==> flow/design.v <==
`timescale 1ns / 1ns  
module paddle_control(
    input clk,
    input en,
    input resetn,
    input [1:0] go,  
	 input [8:0] ball_x,
	 input [7:0] ball_y,
	 output reg [2:0] PADDLE_HIT,
    output reg draw,
	 output reg [8:0] current_state
    );
    reg [8:0] next_state; 
    localparam  BRICK_WIDTH = 8'd16,
					 BRICK_HEIGHT = 8'd8,
					 PADDLE_WIDTH= 8'd32,  
					 PADDLE_HEIGHT = 8'd2,
					 PADDLE_SIZE = 8'd32,
					 PADDLE_Y_POS = 9'd220;    
    always @(posedge clk)
    if(en) begin
		if(resetn) begin
         case (current_state)
					9'd8: current_state <= 2'd2 * go[0] + current_state;  
					9'd280: current_state <= current_state - (2'd2 * go[1]);  
            default: current_state <= (2'd2 * go[0]) - (2'd2 * go[1]) + current_state;  
         endcase
			if (go[0] || go[1]) draw <= 1'b1;
			else draw <= 1'b0;
		end
		if(resetn == 1'b0) begin
			draw <= 1'b1;
			current_state <= 9'd152;
		end
    end  
	 always@(posedge clk) if(en) begin
		PADDLE_HIT <= 0;
		if(ball_y >= PADDLE_Y_POS && ball_y <= PADDLE_Y_POS + 9'd3 && ball_x >= current_state && ball_x <= current_state + PADDLE_WIDTH)  
			PADDLE_HIT <= ((ball_x - current_state) / 9'd8) + 1'b1;
	 end
endmodule
`timescale 1ns / 1ns  
module ball_control(input clk, 
	input en,
	input reset,
	input [2:0] PADDLE_HIT,
	output reg [8:0] x,
	output reg [7:0] y,
	output reg BRICK_HIT,
	output reg [8:0] brick_x,
	output reg [7:0] brick_y
	);
	localparam LEFT_UP = 3'd0, UP_LEFT = 3'd1, UP_RIGHT = 3'd2, RIGHT_UP = 3'd3, LEFT_DOWN = 3'd4, DOWN_LEFT = 3'd5, DOWN_RIGHT = 3'd6, RIGHT_DOWN = 3'd7,
					LEFT_WALL_X = 9'd12,
					TOP_WALL_Y = 8'd20,
					RIGHT_WALL_X = 9'd320 - 9'd12,
					BRICK_WIDTH = 9'd32, BRICK_HEIGHT = 8'd4,
					BRICK_ONE_X = 9'd100, BRICK_ONE_Y = 8'd60,
					BRICK_TWO_X = 9'd150, BRICK_TWO_Y = 8'd60,
					BRICK_THREE_X = 9'd200, BRICK_THREE_Y = 8'd60;
	reg [8:0] d_x;
	reg [7:0] d_y;
	reg [2:0] current_direction;
	reg [1:0] WALL_HIT; 
	reg [2:0] status;  
	always @(posedge clk) if(en) begin
		case(current_direction)
			LEFT_UP: begin
				d_x <= -9'd2;
				d_y <= -8'd1;
			end
			UP_LEFT: begin
				d_x <= -9'd1;
				d_y <= -8'd2;
			end
			UP_RIGHT: begin
				d_x <= 9'd1;
				d_y <= -8'd2;
			end
			RIGHT_UP: begin
				d_x <= 9'd2;
				d_y <= -8'd1;
			end
			LEFT_DOWN: begin
				d_x <= -9'd2;
				d_y <= 8'd1;
			end
			DOWN_LEFT: begin
				d_x <= -9'd1;
				d_y <= 8'd2;
			end
			DOWN_RIGHT: begin
				d_x <= 9'd1;
				d_y <= 8'd2;
			end
			RIGHT_DOWN: begin
				d_x <= 9'd2;
				d_y <= 8'd1;
			end
		endcase
		if(!reset) begin
			x <= 9'd160;
			y <= 8'd218;
			current_direction <= UP_RIGHT; 
			d_x <= 9'd1;
			d_y <= -8'd2;
		end
		if(!reset) begin 
			status <= 3'b111;
			BRICK_HIT <= 1'b0;
		end
		BRICK_HIT <= 1'b0;
		if(y >= BRICK_ONE_Y && y <= (BRICK_ONE_Y + BRICK_HEIGHT) && x >= BRICK_ONE_X && x <= (BRICK_ONE_X + BRICK_WIDTH) && status[0] == 1'b1) begin
			BRICK_HIT <= 1'b1;
			brick_x <= BRICK_ONE_X; brick_y <= BRICK_ONE_Y;
			status[0] <= 1'b0;
			if(current_direction == LEFT_UP || current_direction == UP_LEFT || current_direction == RIGHT_UP || current_direction == UP_RIGHT)
				current_direction <= ((x - BRICK_ONE_X) / 9'd8) + 3'd4;
			else 
				current_direction <= (x - BRICK_ONE_X) / 9'd8;
		end
		if(y >= BRICK_TWO_Y && y <= (BRICK_TWO_Y + BRICK_HEIGHT) && x >= BRICK_TWO_X && x <= (BRICK_TWO_X + BRICK_WIDTH) && status[1] == 1'b1) begin
			BRICK_HIT <= 1'b1;
			brick_x <= BRICK_TWO_X; brick_y <= BRICK_TWO_Y;
			status[1] <= 1'b0;
			if(current_direction == LEFT_UP || current_direction == UP_LEFT || current_direction == RIGHT_UP || current_direction == UP_RIGHT)
				current_direction <= ((x - BRICK_TWO_X) / 9'd8) + 3'd4;
			else 
				current_direction <= (x - BRICK_TWO_X) / 9'd8;
		end
		if(y >= BRICK_THREE_Y && y <= (BRICK_THREE_Y + BRICK_HEIGHT) && x >= BRICK_THREE_X && x <= (BRICK_THREE_X + BRICK_WIDTH) && status[2] == 1'b1) begin
			BRICK_HIT <= 1'b1;
			brick_x <= BRICK_THREE_X; brick_y <= BRICK_THREE_Y;
			status[2] <= 1'b0;
			if(current_direction == LEFT_UP || current_direction == UP_LEFT || current_direction == RIGHT_UP || current_direction == UP_RIGHT)
				current_direction <= ((x - BRICK_THREE_X) / 9'd8) + 3'd4;
			else 
				current_direction <= (x - BRICK_THREE_X) / 9'd8;
		end
		if(reset && PADDLE_HIT !== 0) current_direction <= PADDLE_HIT - 3'b1;
		if(reset && WALL_HIT !== 0) begin
			case(WALL_HIT)
				2'd1: begin case(current_direction)
							LEFT_UP: begin current_direction <= RIGHT_UP;
											d_x <= 9'd2;
											d_y <= -8'd1;
										end
							UP_LEFT: begin current_direction <= UP_RIGHT;
											d_x <= 9'd1;
											d_y <= -8'd2;
										end
							LEFT_DOWN: begin current_direction <= RIGHT_DOWN;
												d_x <= 9'd2;
												d_y <= 8'd1;
											end
							DOWN_LEFT: begin current_direction <= DOWN_RIGHT;
												d_x <= 9'd1;
												d_y <= 8'd2;
											end
						endcase
					end
				2'd2: begin case(current_direction)
							LEFT_UP: begin current_direction <= LEFT_DOWN;
											d_x <= -9'd2;
											d_y <= 8'd1;
										end
							UP_LEFT: begin current_direction <= DOWN_LEFT;
											d_x <= -9'd1;
											d_y <= 8'd2;
										end
							RIGHT_UP: begin current_direction <= RIGHT_DOWN;
											d_x <= 9'd2;
											d_y <= 8'd1;
										end
							UP_RIGHT: begin current_direction <= DOWN_RIGHT;
												d_x <= 9'd1;
												d_y <= 8'd2;
										end
						endcase
					end
				2'd3: begin case(current_direction)
							RIGHT_UP: begin current_direction <= LEFT_UP;
											d_x <= -9'd2;
											d_y <= -8'd1;
										end
							UP_RIGHT: begin current_direction <= UP_LEFT;
											d_x <= -9'd1;
											d_y <= -8'd2;
										end
							RIGHT_DOWN: begin current_direction <= LEFT_DOWN;
												d_x <= -9'd2;
												d_y <= 8'd1;
										end
							DOWN_RIGHT: begin current_direction <= DOWN_LEFT;
												d_x <= -9'd2;
												d_y <= 8'd1;
										end
						endcase
					end
			endcase
		end
		if(reset) begin 
			x <= x + d_x;
			y <= y + d_y;
		end
		if(y >= 8'd235 && y <= 8'd240) begin
			d_x <= 1'b0;
			d_y <= 1'b0;
		end
	end
	always @(posedge clk) if(en) begin
		if(!reset) WALL_HIT <= 2'b0;
		else begin
			if(x <= LEFT_WALL_X) WALL_HIT <= 2'd1; 
			else begin
				if(y <= TOP_WALL_Y) WALL_HIT <= 2'd2;
				else begin
					if(x >= RIGHT_WALL_X) WALL_HIT <= 2'd3;
					else WALL_HIT <= 2'b0;
				end
			end
		end
	end
endmodule
`timescale 1ns / 1ns  
module new_draw(input clk,
	input reset,
	input [8:0] paddle_pos,
	input p_draw,
	input [8:0] ball_x,
	input [7:0] ball_y,
	input fps,
	input BRICK_HIT,
	input [8:0] brick_x,
	input [7:0] brick_y,
	output reg [8:0] x,
	output reg [7:0] y,
	output reg [2:0] color,
	output reg wren);
	reg [30:0] current_state, next_state;	
	reg [8:0] current_paddle;
	reg [8:0] current_ball_x;
	reg [7:0] current_ball_y;
	reg [3:0] current_brick;
	reg paddle_draw;
	reg ball_draw;
	reg brick_hit;
	reg [15:0] wall_draw_progress;
	reg [6:0] paddle_draw_progress;
	reg [31:0] reset_progress;
	reg [8:0] brick_draw_progress;
	localparam  PADDLE_SIZE = 8'd64,
					INIT = 32'd0,
					LEFT_WALL_FINISHED = INIT + 32'd1920,
					TOP_WALL_FINISHED = LEFT_WALL_FINISHED + 32'd2560,
					RIGHT_WALL_FINISHED = TOP_WALL_FINISHED + 32'd1920,
					DRAW_BRICKS = RIGHT_WALL_FINISHED + 1,
					BRICKS_FINISHED = DRAW_BRICKS + 32'd128,
					WAIT = BRICKS_FINISHED + 1'd1,
					PADDLE_ERASE_START = WAIT + 1'd1,
					PADDLE_DRAW_START = PADDLE_ERASE_START + PADDLE_SIZE + 1'd1,
					PADDLE_CYCLE_END = PADDLE_DRAW_START + PADDLE_SIZE + 1'd1,
					BALL_ERASE = PADDLE_CYCLE_END + 1,
					BALL_DRAW = BALL_ERASE + 2'd2,
					BALL_CYCLE_END = BALL_DRAW + 2'd2,
					RESET_START = BRICK_ERASE_END + 1'b1,
					RESET_END = RESET_START + 32'd76800,
					BRICK_ERASE_START = BALL_CYCLE_END + 1'b1,
					BRICK_ERASE_END = BRICK_ERASE_START + 8'd128;
	always @(posedge clk) begin
		case (current_state)
			WAIT: next_state <= ball_draw ? BALL_ERASE : (paddle_draw ? PADDLE_ERASE_START: WAIT);  
			PADDLE_CYCLE_END: next_state <= (ball_draw ? BALL_ERASE : WAIT);
			BALL_CYCLE_END: next_state <= (brick_hit ? BRICK_ERASE_START : WAIT);
			BRICKS_FINISHED: begin
				if(current_brick < 3'd3) next_state <= DRAW_BRICKS;
				else next_state <= WAIT;
			end
			BRICK_ERASE_END: next_state <= (paddle_draw ? PADDLE_ERASE_START : WAIT);
			RESET_END: next_state <= INIT;
			default: next_state <= current_state + 1'd1;
		endcase			
		if(!reset) begin
			current_state <= INIT;
		end
		else current_state <= next_state;
	end
	always @(posedge clk) begin
		if(fps) ball_draw <= 1'b1;
		if(BRICK_HIT) brick_hit <= 1'b1;
		if(!reset) begin 
			brick_hit <= 1'b0;
			current_brick <= 3'b0;
		end
		case (current_state)
			INIT: begin 
				wall_draw_progress <= 16'd0;
				wren <= 1'b1;
			end	
			LEFT_WALL_FINISHED: begin
				wall_draw_progress <= 16'd0;
			end
			TOP_WALL_FINISHED: begin
				wall_draw_progress <= 16'd0;
			end
			WAIT: begin
				paddle_draw <= p_draw;
				wren <= 1'b0;
			end
			PADDLE_ERASE_START: begin 
				wren <= 1'b1;
				paddle_draw_progress <= 6'd0;
			end
			PADDLE_DRAW_START: begin
				paddle_draw_progress <= 6'd0;
				current_paddle <= paddle_pos;
			end
			PADDLE_CYCLE_END: paddle_draw <= 1'b0;
			BALL_ERASE: wren <= 1'b1;
			BALL_DRAW: begin
				current_ball_x <= ball_x;
				current_ball_y <= ball_y;
			end
			BALL_CYCLE_END: ball_draw <= 1'b0;
			RESET_START: begin 
				wren <= 1'b1;
				reset_progress <= 32'd0;
				y <= 8'd8;
			end
			DRAW_BRICKS: begin 
				wren <= 1'b1;
				brick_draw_progress <= 9'd0;
				current_brick <= current_brick + 1'b1;
			end
			BRICKS_FINISHED: wren <= 1'b0;
			BRICK_ERASE_START: brick_draw_progress <= 9'd0;
			BRICK_ERASE_END: brick_hit <= 1'b0;
			default: begin
				if(INIT < current_state && current_state < LEFT_WALL_FINISHED) begin
					color <= 3'b100;
					x <= wall_draw_progress % 4'd8;
					y <= wall_draw_progress / 4'd8;
				end
				if(LEFT_WALL_FINISHED < current_state && current_state < TOP_WALL_FINISHED) begin
					color <= 3'b100;
					x <= wall_draw_progress % 9'd320;
					y <= wall_draw_progress / 9'd320;
				end
				if(TOP_WALL_FINISHED < current_state && current_state < RIGHT_WALL_FINISHED) begin
					color <= 3'b100;
					x <= 9'd320 - (wall_draw_progress % 4'd8);
					y <= wall_draw_progress / 4'd8;
				end
				if(PADDLE_ERASE_START < current_state && current_state < PADDLE_DRAW_START) begin
					color <= 3'b000;
					x <= current_paddle + (paddle_draw_progress % 6'd32);
					y <= 9'd220 + (paddle_draw_progress / 6'd32);
				end
				if(PADDLE_DRAW_START < current_state && current_state < PADDLE_CYCLE_END) begin
					color <= 3'b001;
					x <= current_paddle + (paddle_draw_progress % 6'd32);
					y <= 9'd220 + (paddle_draw_progress / 6'd32);
				end
				if(BALL_ERASE < current_state && current_state < BALL_DRAW) begin
					color <= 3'b000;
					x <= current_ball_x;
					y <= current_ball_y;
				end
				if(BALL_DRAW < current_state && current_state < BALL_CYCLE_END) begin
					color <= 3'b010;
					x <= current_ball_x;
					y <= current_ball_y;
				end
				if(RESET_START < current_state && current_state < RESET_END) begin
					color<= 3'b000;
					x <= reset_progress % 9'd320;
					y <= reset_progress / 9'd320;
				end
				if(DRAW_BRICKS < current_state && current_state < BRICKS_FINISHED && current_brick == 4'd1) begin
					color <= 3'b110;
					x <= 9'd100 + (brick_draw_progress % 9'd32);
					y <= 8'd60 + (brick_draw_progress / 8'd32);
				end
				if(DRAW_BRICKS < current_state && current_state < BRICKS_FINISHED && current_brick == 4'd2) begin
					color <= 3'b110;
					x <= 9'd150 + (brick_draw_progress % 9'd32);
					y <= 8'd60 + (brick_draw_progress / 8'd32);
				end
				if(DRAW_BRICKS < current_state && current_state < BRICKS_FINISHED && current_brick == 4'd3) begin
					color <= 3'b110;
					x <= 9'd200 + (brick_draw_progress % 9'd32);
					y <= 8'd60 + (brick_draw_progress / 8'd32);
				end
				if(BRICK_ERASE_START < current_state && current_state < BRICK_ERASE_END) begin
					wren <= 1'b1;
					color <= 3'b000;
					x <= brick_x + (brick_draw_progress % 9'd32);
					y <= brick_y + (brick_draw_progress / 8'd32);
				end
				wall_draw_progress <= wall_draw_progress + 1'b1;
				paddle_draw_progress <= paddle_draw_progress + 1'b1;
				reset_progress <= reset_progress + 1'b1;
				brick_draw_progress <= brick_draw_progress + 1'b1;
			end
		endcase
		if(!reset) begin
			x <= 9'd0;
			y <= 8'd0;
			color <= 3'b000;
			paddle_draw <= 1'b0;
			current_paddle <= 9'd152;
			current_ball_x <= 9'd160;
			current_ball_y <= 8'd218;
		end
	end
endmodule
`timescale 1ns / 1ns  
module breakout
	(
		input         clk,
		input         resetn,        
		input  [1:0]  go,            
		input         paddle_tick,   
		input         ball_tick,     
		output [8:0]  x,
		output [7:0]  y,
		output [2:0]  colour,
		output        plot
	);
	 wire draw_paddle;
	 wire[8:0] paddle_pos;
	 wire[8:0] ball_x; wire [7:0] ball_y;
	 wire[2:0] BALL_HIT;
	 wire BRICK_HIT;
	 wire [8:0] brick_x;
	 wire [7:0] brick_y;
	 wire fps_clock = paddle_tick | ~resetn;
	 wire thirty_clock = ball_tick | ~resetn;
	paddle_control PC(.clk(clk), .en(fps_clock), .resetn(resetn), .go(go), .ball_x(ball_x), .ball_y(ball_y), .draw(draw_paddle), .current_state(paddle_pos), .PADDLE_HIT(BALL_HIT));
	ball_control BC(.clk(clk), .en(thirty_clock), .reset(resetn), .x(ball_x), .y(ball_y), .PADDLE_HIT(BALL_HIT), .BRICK_HIT(BRICK_HIT), .brick_x(brick_x), .brick_y(brick_y));
	new_draw ND(.clk(clk), .reset(resetn), .paddle_pos(paddle_pos), .p_draw(draw_paddle), .ball_x(ball_x), .ball_y(ball_y), .x(x), .y(y), .color(colour), .wren(plot), .fps(thirty_clock), .BRICK_HIT(BRICK_HIT), .brick_x(brick_x), .brick_y(brick_y));
endmodule
[Step by step through the tools: breakout]
The steps from the RTL of breakout to its reports follow in flow order.
Lines are those of the file above, counted from 1.
Cell names lack the library's common part.
A cell with -- has no value.
Set-up
  design top: breakout
  clock port: clk
  standard-cell library: sky130hd
  library corner: tt_025C_1v80

[Word-level counts]
Counts by Yosys on the flattened word-level netlist (proc, flatten, opt, wreduce; memories kept). Print and check cells are left out. Cells with the same type and inputs are merged into one.
Memory sizes are those after Yosys's memory passes, which may raise the word count (mostly to a power of two), join words into wider ones and drop unused or constant bits.
Bit counts
  memories: 1
  bits in read-only memories: 136
  elaborated cells: 302
  word width x clocked read ports: 17
  output and inout bits: 21
  flip-flop bits (word level): 243
  input port bits: 6
Operators by class
  $add $sub $neg: 30
  muxes and demuxes: 87
  $lt $le $gt $ge: 38
  bitwise gates (word level): 6
  reduce/logical cells: 67
  divide/modulo/power cells: 4
  equality and inequality tests: 36
Memory list
  (no name shown): words 8, bits a word 17, rd ports 1, wr ports 0, RTL line 67  | case(current_direction)
Operator list (number)
  equality test 31 x 13 -> 1 bit with constant B: 13
  divider 32 x 9 -> 32 bit with constant B: 1
  modulo 32 x 9 -> 32 bit with constant B: 1
  < comparator 13 x 31 -> 1 bit with constant A: 8
  < comparator 31 x 13 -> 1 bit with constant B: 8
  parallel mux 31 bit (select 6 bit): 1
  divider 16 x 9 -> 16 bit with constant B: 1
  modulo 16 x 9 -> 16 bit with constant B: 1
  two-way mux 8 bit: 16
  two-way mux 9 bit: 14
  parallel mux 9 bit (select 2 bit): 4
  two-way mux 3 bit: 22
  parallel mux 32 bit (select 2 bit): 1
  parallel mux 8 bit (select 3 bit): 2
  parallel mux 9 bit (select 4 bit): 1
  parallel mux 3 bit (select 4 bit): 3
  adder 32 x 1 -> 32 bit with constant B: 1
  parallel mux 16 bit (select 2 bit): 1
  parallel mux 8 bit (select 4 bit): 1
  parallel mux 8 bit (select 2 bit): 2
  < comparator 1 x 31 -> 1 bit with constant A: 1
  < comparator 11 x 31 -> 1 bit with constant A: 1
  adder 31 x 1 -> 31 bit with constant B: 1
  < comparator 31 x 11 -> 1 bit with constant B: 1
  equality test 31 x 11 -> 1 bit with constant B: 1
  < comparator 31 x 17 -> 1 bit with constant B: 1
  equality test 31 x 17 -> 1 bit with constant B: 1
  logical NOT 31 bit: 1
Other operator kinds: 77; their cells: 158.

[Logic depth]
Depth = most cells in a row (Yosys ltp): at word level without a register or memory, in the mapped netlist without a sequential cell, where the memories' decode and read muxes count.
Depth
  depth after elaboration: 15
  ABC_AREA: 0
  depth in mapped cells: 35
  depth with buffers taken out: 28

[Mapped cells and area]
Yosys stat after the flow's synthesis: flattened, memories mapped to cells. It holds for the ABC_AREA given above (unset counts as 0); a run with the other value may have another netlist.
Mapped netlist
  buffer cells: 120
  mapped cells: 2193
  sequential part of the area: 5895.7 um^2
  flip-flop cells: 236
  synthesis area: 17815.8 um^2
Cells by type
  edfxtp_1: number 117, area in all 3513.37 um^2
  dfxtp_1: number 119, area in all 2.38E+03 um^2
  ha_1: number 79, area in all 988.448 um^2
  nor2_1: number 260, area in all 975.936 um^2
  nand2_1: number 248, area in all 930.893 um^2
  xnor2_1: number 79, area in all 691.914 um^2
  a21oi_1: number 118, area in all 590.566 um^2
  nand3_1: number 106, area in all 530.509 um^2
  xor2_1: number 58, area in all 507.987 um^2
  o21ai_0: number 99, area in all 495.475 um^2
  and2_1: number 55, area in all 344.08 um^2
  clkbuf_1: number 90, area in all 337.824 um^2
  mux2i_1: number 33, area in all 330.317 um^2
  nor3_1: number 59, area in all 295.283 um^2
  inv_1: number 77, area in all 289.027 um^2
  nand4_1: number 37, area in all 231.472 um^2
  and3_1: number 36, area in all 225.216 um^2
  a31oi_1: number 31, area in all 193.936 um^2
Other cell types: 94; their cells: 492.
By module: a second synthesis without flattening, with its own total; a netlist apart from the flattened one above.
Second synthesis, totals
  cells (unflattened synthesis): 2498
  area total of the unflattened synthesis: 20221.9 um^2
Rows give one instance, submodules left out.
Modules
  new_draw: cells 1966, sequential area 4294.1 um^2, times used 1, area 15327.2 um^2
  ball_control: cells 386, sequential area 1261.2 um^2, times used 1, area 3550.9 um^2
  paddle_control: cells 144, sequential area 360.3 um^2, times used 1, area 1331.3 um^2
  breakout: cells 2, sequential area 0.0 um^2, times used 1, area 12.5 um^2

[Path before layout]
OpenSTA on the mapped netlist: ideal clock, no wires. The path of least setup slack (recovery checks aside). Input and output delay are each 20% of the period. Register names are those of the netlist, which keeps one name where synthesis merged equal registers.
Timing path after synthesis
  kind: flip-flop to flip-flop
  start: register ND.reset_progress[27]
  end: register ND.x[8]
  data arrival time: 6.811 ns
  time at the first pin: 0.000 ns
  period: 20.0 ns
  stages: 33
  required time: 19.860 ns
  path slack: 13.049 ns
  path delay: 6.951 ns
  period reached after synthesis: 6.951 ns
"path delay" is the arrival time less input delay plus setup time.
"stages" counts driving pins, that of a launching flip-flop among them; a cell with two outputs on the path counts twice.
"period reached after synthesis" = period - worst setup slack (recovery checks aside). The figure is calculated, with input and output delays left at 20% of the set period.
The rows between start and end are the longest chain of elaborated cells between them; the timing report does not say that the signal goes this way. Where chains are equally long, one stands for them.
A line is the first line of the expression or statement that the cell stems from. Yosys adds cells for indexed reads and writes and turns some case tables into memories.
At most two assigning lines are given for a register; there are more.
On the way, after synthesis
  cell sequence: edfxtp_1 > buf_4 > nor2_1 > o22ai_2 > a21oi_4 > nand2_2 > or4_4 > buf_6 > a311oi_2 > xnor2_1 > nor4b_1 > a21oi_1 > o21a_1 > buf_2 > and4_1 > a211oi_2 > o211ai_2 > o2bb2ai_1 > buf_4 > and3_1 > o22a_1 > nor4_4 > nand3_1 > nor3b_2 > o22ai_4 > buf_2 > a21oi_1 > a211oi_2 > buf_2 > o32ai_1 > a221o_1 > a31oi_1 > a21oi_1
  cells in the longest elaborated chain: 6
  elaborated cells on any way between the ends: 6
  those cells by class: div: 1; mux: 5
Ends and longest elaborated chain, after synthesis
  start: declaration: RTL line 250  | reg [31:0] reset_progress;
  start: assignment: RTL line 327  | reset_progress <= 32'd0;
  start: assignment: RTL line 402  | reset_progress <= reset_progress + 1'b1;
  modulo 32 x 9 -> 32 bit: RTL line 376  | x <= reset_progress % 9'd320;
  two-way mux 9 bit: RTL line 374  | if(RESET_START < current_state && current_state < RESET_END) begin
  two-way mux 9 bit: RTL line 379  | if(DRAW_BRICKS < current_state && current_state < BRICKS_FINISHED && current_brick == 4'd1) begin
  two-way mux 9 bit: RTL line 384  | if(DRAW_BRICKS < current_state && current_state < BRICKS_FINISHED && current_brick == 4'd2) begin
  two-way mux 9 bit: RTL line 389  | if(DRAW_BRICKS < current_state && current_state < BRICKS_FINISHED && current_brick == 4'd3) begin
  two-way mux 9 bit: RTL line 394  | if(BRICK_ERASE_START < current_state && current_state < BRICK_ERASE_END) begin
  end: assignment: RTL line 391  | x <= 9'd200 + (brick_draw_progress % 9'd32);
  end: assignment: RTL line 397  | x <= brick_x + (brick_draw_progress % 9'd32);
  end: declaration: RTL line 236  | output reg [8:0] x,

[Worst path after layout]
From the final timing report of job 1: the path of least setup slack in the routed layout; clock arrival at registers is part of the times.
Timing path post-layout
  kind: flip-flop to flip-flop
  start: register ND.reset_progress[30]
  end: register ND.x[6]
  period: 9.36 ns
  time at the first pin: 0.51 ns
  path slack: 0.64 ns
  data arrival time: 9.19 ns
  stages: 28
  required time: 9.82 ns
The rows between start and end are the longest chain of elaborated cells between them; the timing report does not say that the signal goes this way. Where chains are equally long, one stands for them.
At most two assigning lines are given for a register; there are more.
On the way, post-layout
  cell sequence: edfxtp_1 > or4b_1 > a31oi_2 > a211o_2 > mux2i_1 > o221ai_1 > a311oi_4 > nor4_1 > o31ai_1 > o21a_1 > o22ai_1 > a211oi_2 > o211ai_4 > o2bb2ai_1 > and3_1 > o22a_1 > nor4_4 > nand3_1 > nor3b_2 > o22ai_4 > o32ai_1 > o21ai_1 > o2111a_1 > nor4_1 > a311o_1 > a22o_1 > xor2_1 > a311oi_2
  cells in the longest elaborated chain: 6
  elaborated cells on any way between the ends: 6
  those cells by class: div: 1; mux: 5
Ends and longest elaborated chain, post-layout
  start: declaration: RTL line 250  | reg [31:0] reset_progress;
  start: assignment: RTL line 327  | reset_progress <= 32'd0;
  start: assignment: RTL line 402  | reset_progress <= reset_progress + 1'b1;
  modulo 32 x 9 -> 32 bit: RTL line 376  | x <= reset_progress % 9'd320;
  two-way mux 9 bit: RTL line 374  | if(RESET_START < current_state && current_state < RESET_END) begin
  two-way mux 9 bit: RTL line 379  | if(DRAW_BRICKS < current_state && current_state < BRICKS_FINISHED && current_brick == 4'd1) begin
  two-way mux 9 bit: RTL line 384  | if(DRAW_BRICKS < current_state && current_state < BRICKS_FINISHED && current_brick == 4'd2) begin
  two-way mux 9 bit: RTL line 389  | if(DRAW_BRICKS < current_state && current_state < BRICKS_FINISHED && current_brick == 4'd3) begin
  two-way mux 9 bit: RTL line 394  | if(BRICK_ERASE_START < current_state && current_state < BRICK_ERASE_END) begin
  end: assignment: RTL line 391  | x <= 9'd200 + (brick_draw_progress % 9'd32);
  end: assignment: RTL line 397  | x <= brick_x + (brick_draw_progress % 9'd32);
  end: declaration: RTL line 236  | output reg [8:0] x,

Data sheet: physical implementation of breakout

Below are 4 stored runs of the flow (Yosys, OpenROAD; platform sky130hd) on breakout, each with its settings and what was measured, unordered. Constraints: input delay and output delay 20% of the set period each, output load 0.01 pF.
"achieved clock period (ns)": clock period set for the run, less the worst setup slack. It is reckoned from that one timing run; input and output delays stay at 20% of the period that was set.
"worst setup path time (ns)": the worst setup path's part of the clock period (all of it between registers, 20% less for each end at a port) less its slack. A launch clock that arrives late makes it longer, a capture clock that arrives late makes it shorter.
By "finish__power__total" is meant OpenSTA's value without simulated activity: inputs other than the clock are taken to toggle once in ten clock periods, and the tool carries that through the logic.

Flow files of job 1
==> flow/run.sh <==
#!/bin/bash
# the make line also repeats the synthesis and layout settings of config.mk as NAME=value (left out here)
make -C /OpenROAD-flow-scripts/flow DESIGN_CONFIG=/design/flow/config.mk WORK_HOME=/design/flow/orfs CLKGATE_MAP_FILE= finish
==> flow/config.mk <==
export PLATFORM = sky130hd
export DESIGN_NAME = breakout
export DESIGN_NICKNAME = breakout
export VERILOG_FILES = /design/flow/design.v
export SDC_FILE = /design/flow/constraint.sdc
export NUM_CORES = 4
export LEC_CHECK = 0
export CAP_MARGIN = 20
export CORE_MARGIN = 2
export CORE_UTILIZATION = 40
export SLEW_MARGIN = 20
==> flow/constraint.sdc <==
create_clock -name core_clock -period 9.36 [get_ports {clk}]
set_input_delay 1.8720 -clock core_clock [delete_from_list [all_inputs] [get_ports {clk}]]
set_output_delay 1.8720 -clock core_clock [all_outputs]
set_load 0.01 [all_outputs]

report of job 1
yosys chip area after synthesis (um^2): 17815.8
finish__design__die__area: 46244.4
finish__design__instance__area__stdcell: 19384.8
finish__design__instance__utilization: 0.4393
finish__timing__setup__ws: 0.636
finish__timing__setup__tns: 0.000
finish__timing__hold__ws: 0.430
finish__power__total: 3.797e-03
achieved clock period (ns): 8.724
worst setup path time (ns): 8.72
worst setup path kind: flip-flop to flip-flop

Flow files of job 2
==> flow/run.sh <==
#!/bin/bash
# the make line also repeats the synthesis and layout settings of config.mk as NAME=value (left out here)
make -C /OpenROAD-flow-scripts/flow DESIGN_CONFIG=/design/flow/config.mk WORK_HOME=/design/flow/orfs CLKGATE_MAP_FILE= finish
==> flow/config.mk <==
export PLATFORM = sky130hd
export DESIGN_NAME = breakout
export DESIGN_NICKNAME = breakout
export VERILOG_FILES = /design/flow/design.v
export SDC_FILE = /design/flow/constraint.sdc
export NUM_CORES = 4
export LEC_CHECK = 0
export CAP_MARGIN = 20
export CELL_PAD_IN_SITES_DETAIL_PLACEMENT = 1
export CORE_MARGIN = 2
export CORE_UTILIZATION = 40
export CTS_CLUSTER_DIAMETER = 138
export GPL_ROUTABILITY_DRIVEN = 0
export HOLD_SLACK_MARGIN = -0.1
export MIN_ROUTING_LAYER = met2
export PLACE_DENSITY_LB_ADDON = 0.08
export SETUP_SLACK_MARGIN = 1.41
export SLEW_MARGIN = 30
==> flow/constraint.sdc <==
create_clock -name core_clock -period 20.0 [get_ports {clk}]
set_input_delay 4.0000 -clock core_clock [delete_from_list [all_inputs] [get_ports {clk}]]
set_output_delay 4.0000 -clock core_clock [all_outputs]
set_load 0.01 [all_outputs]

report of job 2
yosys chip area after synthesis (um^2): 17815.8
finish__design__die__area: 46244.4
finish__design__instance__area__stdcell: 19472.4
finish__design__instance__utilization: 0.4413
finish__timing__setup__ws: 10.661
finish__timing__setup__tns: 0.000
finish__timing__hold__ws: 0.431
finish__power__total: 1.874e-03
achieved clock period (ns): 9.339
worst setup path time (ns): 9.34
worst setup path kind: flip-flop to flip-flop

Flow files of job 3
==> flow/run.sh <==
#!/bin/bash
# the make line also repeats the synthesis and layout settings of config.mk as NAME=value (left out here)
make -C /OpenROAD-flow-scripts/flow DESIGN_CONFIG=/design/flow/config.mk WORK_HOME=/design/flow/orfs CLKGATE_MAP_FILE= finish
==> flow/config.mk <==
export PLATFORM = sky130hd
export DESIGN_NAME = breakout
export DESIGN_NICKNAME = breakout
export VERILOG_FILES = /design/flow/design.v
export SDC_FILE = /design/flow/constraint.sdc
export NUM_CORES = 4
export LEC_CHECK = 0
export CAP_MARGIN = 20
export CORE_MARGIN = 5
export CORE_UTILIZATION = 54
export MAX_ROUTING_LAYER = met4
export SLEW_MARGIN = 20
==> flow/constraint.sdc <==
create_clock -name core_clock -period 20.0 [get_ports {clk}]
set_input_delay 4.0000 -clock core_clock [delete_from_list [all_inputs] [get_ports {clk}]]
set_output_delay 4.0000 -clock core_clock [all_outputs]
set_load 0.01 [all_outputs]

report of job 3
yosys chip area after synthesis (um^2): 17815.8
finish__design__die__area: 36724.0
finish__design__instance__area__stdcell: 19230.9
finish__design__instance__utilization: 0.5911
finish__timing__setup__ws: 10.850
finish__timing__setup__tns: 0.000
finish__timing__hold__ws: 0.429
finish__power__total: 1.812e-03
achieved clock period (ns): 9.150
worst setup path time (ns): 9.15
worst setup path kind: flip-flop to flip-flop

Flow files of job 4
==> flow/run.sh <==
#!/bin/bash
# the make line also repeats the synthesis and layout settings of config.mk as NAME=value (left out here)
make -C /OpenROAD-flow-scripts/flow DESIGN_CONFIG=/design/flow/config.mk WORK_HOME=/design/flow/orfs CLKGATE_MAP_FILE= finish
==> flow/config.mk <==
export PLATFORM = sky130hd
export DESIGN_NAME = breakout
export DESIGN_NICKNAME = breakout
export VERILOG_FILES = /design/flow/design.v
export SDC_FILE = /design/flow/constraint.sdc
export NUM_CORES = 4
export LEC_CHECK = 0
export ABC_AREA = 1
export CAP_MARGIN = 10
export CELL_PAD_IN_SITES_DETAIL_PLACEMENT = 2
export CELL_PAD_IN_SITES_GLOBAL_PLACEMENT = 3
export CORE_ASPECT_RATIO = 1.49
export CORE_MARGIN = 5
export CORE_UTILIZATION = 54
export CTS_CLUSTER_SIZE = 47
export GPL_ROUTABILITY_DRIVEN = 0
export HOLD_SLACK_MARGIN = 0.03
export MAX_ROUTING_LAYER = met5
export PLACE_DENSITY_LB_ADDON = 0.09
export SLEW_MARGIN = 20
export TNS_END_PERCENT = 25
==> flow/constraint.sdc <==
create_clock -name core_clock -period 20.0 [get_ports {clk}]
set_input_delay 4.0000 -clock core_clock [delete_from_list [all_inputs] [get_ports {clk}]]
set_output_delay 4.0000 -clock core_clock [all_outputs]
set_load 0.01 [all_outputs]

report of job 4: did not finish, place, FLW-0024
